==> flow/design.v <==
`timescale 1ns / 1ps
module Lowpass(input clk, input rst, input en, input [15:0] in, output [15:0] out);
	reg [15:0] ff [31:0];
	assign out = en ? ( ff[0] + ff[1] + ff[2]+ ff[3]+ ff[4]+ ff[5]+ ff[6]+ ff[7]+ ff[8]+ ff[9]+ ff[10]+ ff[11]+ ff[12]+ ff[13]+ ff[14]+
	ff[15]+ ff[16]+ ff[17]+ ff[18]+ ff[19]+ ff[20]+ ff[21]+ ff[22]+ ff[23]+ ff[24]+ ff[25]+ ff[26]+ ff[27]+ ff[28]+ ff[29]+ ff[30]+ ff[31]) >> 6 : 16'b0;
	integer i, j;
	always@(posedge clk or posedge rst) begin
		if(rst)
			for(i = 0; i < 32; i = i + 1)
				ff[i] <= 16'b0;
		else if(en) begin
			ff[0] <= in;
			for(i = 1; i < 32; i = i + 1)
				ff[i] <= ff[i-1];
		end
	end
endmodule
==> Reports on Lowpass <==
Tool output for the design above, in the order of the flow.
Lines are those of the file above, counted from 1.
Cell names lack the library's common part.
{ "design": {"top": "Lowpass", "clk_port": "clk", "lib": "sky130hd", "lib_corner": "tt_025C_1v80"} }

==> Word level <==
Counts by Yosys on the flattened word-level netlist (proc, flatten, opt, wreduce). Print and check cells are left out. Cells with the same type and inputs are merged into one.
{ "bits": {"word_cells": 64, "ff_bits": 512} }
{ "classes": {"mux": 1, "addsub": 31} }
{ "ops": {"columns": ["operator", "count"], "rows": [
  ["adder 16 bit", 31],
  ["2-to-1 mux 10 bit", 1]
]} }

==> Logic depth <==
Longest topological path by Yosys (ltp), each cell counted once; first at word level (registers and memories cut), then after technology mapping (sequential cells cut; the memories' decode and read muxes count).
{ "depth": {"word_depth": 32, "abc_area": 0, "ltp_mapped": 22, "mapped_depth_nobuf": 22} }

==> Mapped cells and area <==
Source: synth_stat.txt of the flow (Yosys; design flattened, memories mapped). It holds for the ABC_AREA given above (unset counts as 0); a run with the other value may have another netlist.
{ "synth_totals": {"seq_area_mm2": 0.0128123, "cell_count": 2418, "flip_flops": 512, "buffers": 85, "mapped_area_mm2": 0.030239} }
{ "types": {"columns": ["cell", "count", "type_area_um2"], "rows": [
  ["dfrtp_1", 512, 1.28E+04],
  ["fa_1", 422, 8.45E+03],
  ["mux2_2", 320, 3.6E+03],
  ["inv_1", 566, 2.12E+03],
  ["o21ai_0", 161, 805.773],
  ["nand2_1", 191, 716.938],
  ["xnor2_1", 52, 455.437],
  ["ha_1", 29, 362.848],
  ["clkbuf_1", 77, 289.027],
  ["o21ai_1", 30, 150.144],
  ["xnor3_1", 4, 90.086],
  ["xor2_1", 7, 61.309],
  ["and2_1", 8, 50.048],
  ["buf_4", 6, 45.043],
  ["a21o_1", 5, 37.536],
  ["a21oi_1", 5, 25.024],
  ["mux2_1", 2, 22.522],
  ["a31oi_1", 3, 18.768]
]} }
Not listed: further types 12, cells in them 18.

==> Timing after synthesis <==
Path of least setup slack by OpenSTA after synthesis, without wires, with an ideal clock, recovery checks aside; 20% of the period is set as input and as output delay. Where synthesis merged equal registers, the netlist keeps one of their names.
{ "synth_path": {"path_kind": "reg-to-output", "from": "register ff[21][2]", "to": "output port out[6]", "path_delay_ps": 6100, "driving_pins": 23, "period_ps": 10000, "t_first_pin_ps": 0, "path_slack_ps": 1900, "arrival_time_ps": 6100, "t_required_ps": 8000, "period_less_setup_slack_ps": 8100} }
"path_delay_ps" = arrival - input delay + setup time.
A path that ends at an output port has no setup time.
"driving_pins" counts driving pins, that of a launching flip-flop among them; a cell with two outputs on the path counts twice.
"period_less_setup_slack_ps" = period - worst setup slack (recovery checks aside). The figure is calculated, with input and output delays left at 20% of the set period.
Between the ends stands the longest chain of elaborated cells between them, by number of cells; it is not shown to be the way that was timed. Of several equally long chains one is given.
Each line given opens the expression or statement behind the cell; cells for indexed reads and writes are added by Yosys, which also makes memories of some case tables.
{ "synth_via": {"cell_sequence": "dfrtp_1 -> inv_1 -> fa_1 -> inv_1 -> fa_1 -> inv_1 -> fa_1 -> fa_1 -> inv_1 -> fa_1 -> fa_1 -> inv_1 -> fa_1 -> inv_1 -> fa_1 -> ha_1 -> a41oi_1 -> o21ai_1 -> and2_1 -> a221o_1 -> a31oi_1 -> xnor2_1 -> and2_1", "elab_chain_cells": 12} }
{ "synth_lines": {"columns": ["element", "line_no", "rtl"], "rows": [
  ["start, declared", 3, "reg [15:0] ff [31:0];"],
  ["start, assigned", 10, "ff[i] <= 16'b0;"],
  ["start, assigned", 14, "ff[i] <= ff[i-1];"],
  ["adder 16 bit (11 in a row)", 4, "assign out = en ? ( ff[0] + ff[1] + ff[2]+ ff[3]+ ff[4]+ ff[5]+ ff[6]+ ff[7]+ ff[8]+ ff[9]+ ff[10]+ ff[11]+ ff ..."],
  ["2-to-1 mux 10 bit", 4, null],
  ["end, declared", 2, "module Lowpass(input clk, input rst, input en, input [15:0] in, output [15:0] out);"]
]} }

==> Timing after layout <==
Path of least setup slack in the final report of run 1 (OpenROAD, finished layout, wires in). Where an end is a register, its clock arrival counts in the times.
The report prints the path's times to 10 ps; the period is as set.
{ "layout_path": {"path_kind": "reg-to-output", "from": "register ff[21][2]", "to": "output port out[6]", "t_required_ps": 8000, "t_first_pin_ps": 610, "driving_pins": 24, "path_slack_ps": 380, "period_ps": 10000, "arrival_time_ps": 7620} }
Between the ends stands the longest chain of elaborated cells between them, by number of cells; it is not shown to be the way that was timed. Of several equally long chains one is given.
{ "layout_via": {"cell_sequence": "dfrtp_1 -> inv_1 -> fa_1 -> inv_1 -> fa_1 -> inv_1 -> fa_1 -> fa_1 -> inv_1 -> fa_1 -> fa_1 -> inv_1 -> fa_1 -> inv_1 -> fa_1 -> ha_1 -> a41oi_2 -> o21ai_1 -> and2_1 -> a221o_2 -> a31oi_2 -> xnor2_1 -> and2_1 -> clkdlybuf4s50_1", "elab_chain_cells": 12} }
{ "layout_lines": {"columns": ["element", "line_no", "rtl"], "rows": [
  ["start, declared", 3, "reg [15:0] ff [31:0];"],
  ["start, assigned", 10, "ff[i] <= 16'b0;"],
  ["start, assigned", 14, "ff[i] <= ff[i-1];"],
  ["adder 16 bit (11 in a row)", 4, "assign out = en ? ( ff[0] + ff[1] + ff[2]+ ff[3]+ ff[4]+ ff[5]+ ff[6]+ ff[7]+ ff[8]+ ff[9]+ ff[10]+ ff[11]+ ff ..."],
  ["2-to-1 mux 10 bit", 4, null],
  ["end, declared", 2, "module Lowpass(input clk, input rst, input en, input [15:0] in, output [15:0] out);"]
]} }

Wiki page: Lowpass / flow data

Top module Lowpass; platform sky130hd; tools Yosys and OpenROAD; 5 stored runs in no particular order. Input and output delays are each 20% of the period that was set; the output load is 0.01 pF.
"achieved_clock_period_ps" = clock period - worst setup slack. The figure is calculated, with input and output delays left at 20% of the set period.
[
  {
    "run": "run 1",
    "settings": { "HOLD_SLACK_MARGIN": -0.07, "PLACE_DENSITY_LB_ADDON": 0.28, "SLEW_MARGIN": 40, "period_ns": 10.0, "CAP_MARGIN": 20, "CORE_MARGIN": 2, "CORE_UTILIZATION": 40 },
    "results": { "ws_hold_ps": 478, "dieArea_mm2": 0.0778131, "setup_worst_slack_ps": 381, "post_route_util_pct": 44.8, "achieved_clock_period_ps": 9619, "synthesis_area_mm2": 0.030239 }
  },
  {
    "run": "run 2",
    "settings": { "CAP_MARGIN": 0, "CELL_PAD_IN_SITES_DETAIL_PLACEMENT": 1, "CELL_PAD_IN_SITES_GLOBAL_PLACEMENT": 2, "CORE_ASPECT_RATIO": 0.63, "CORE_UTILIZATION": 66, "CTS_CLUSTER_DIAMETER": 247, "GPL_ROUTABILITY_DRIVEN": 0, "PLACE_DENSITY": 0.78, "SLEW_MARGIN": 25, "period_ns": 7.21, "CORE_MARGIN": 2 },
    "outcome": "did not finish, clock tree synthesis stopped with DPL-0033"
  },
  {
    "run": "run 3",
    "settings": { "CORE_UTILIZATION": 42, "period_ns": 9.66, "CAP_MARGIN": 20, "CORE_MARGIN": 2, "SLEW_MARGIN": 20 },
    "results": { "ws_hold_ps": 477, "dieArea_mm2": 0.0741609, "setup_worst_slack_ps": 210, "post_route_util_pct": 46.6, "achieved_clock_period_ps": 9450, "synthesis_area_mm2": 0.030239 }
  },
  {
    "run": "run 4",
    "settings": { "CAP_MARGIN": 30, "CELL_PAD_IN_SITES_DETAIL_PLACEMENT": 0, "CORE_MARGIN": 3, "CORE_UTILIZATION": 36, "GPL_TIMING_DRIVEN": 1, "PLACE_DENSITY": 0.88, "period_ns": 7.07, "SLEW_MARGIN": 20 },
    "results": { "ws_hold_ps": 482, "dieArea_mm2": 0.0875095, "setup_worst_slack_ps": -1541, "post_route_util_pct": 43.3, "achieved_clock_period_ps": 8611, "synthesis_area_mm2": 0.030239 }
  },
  {
    "run": "run 5",
    "settings": { "ABC_AREA": 1, "CELL_PAD_IN_SITES_DETAIL_PLACEMENT": 2, "CELL_PAD_IN_SITES_GLOBAL_PLACEMENT": 3, "CORE_ASPECT_RATIO": 0.94, "CORE_MARGIN": 5, "CORE_UTILIZATION": 40, "CTS_CLUSTER_DIAMETER": 133, "GPL_ROUTABILITY_DRIVEN": 1, "GPL_TIMING_DRIVEN": 0, "MAX_ROUTING_LAYER": "met4", "MIN_ROUTING_LAYER": "met2", "SLEW_MARGIN": 30, "TNS_END_PERCENT": 50, "period_ns": 7.65, "CAP_MARGIN": 20 },
    "results": { "ws_hold_ps": 472, "dieArea_mm2": 0.0824089, "setup_worst_slack_ps": -1270, "post_route_util_pct": 46.2, "achieved_clock_period_ps": 8920, "synthesis_area_mm2": 0.0307057 }
  }
]
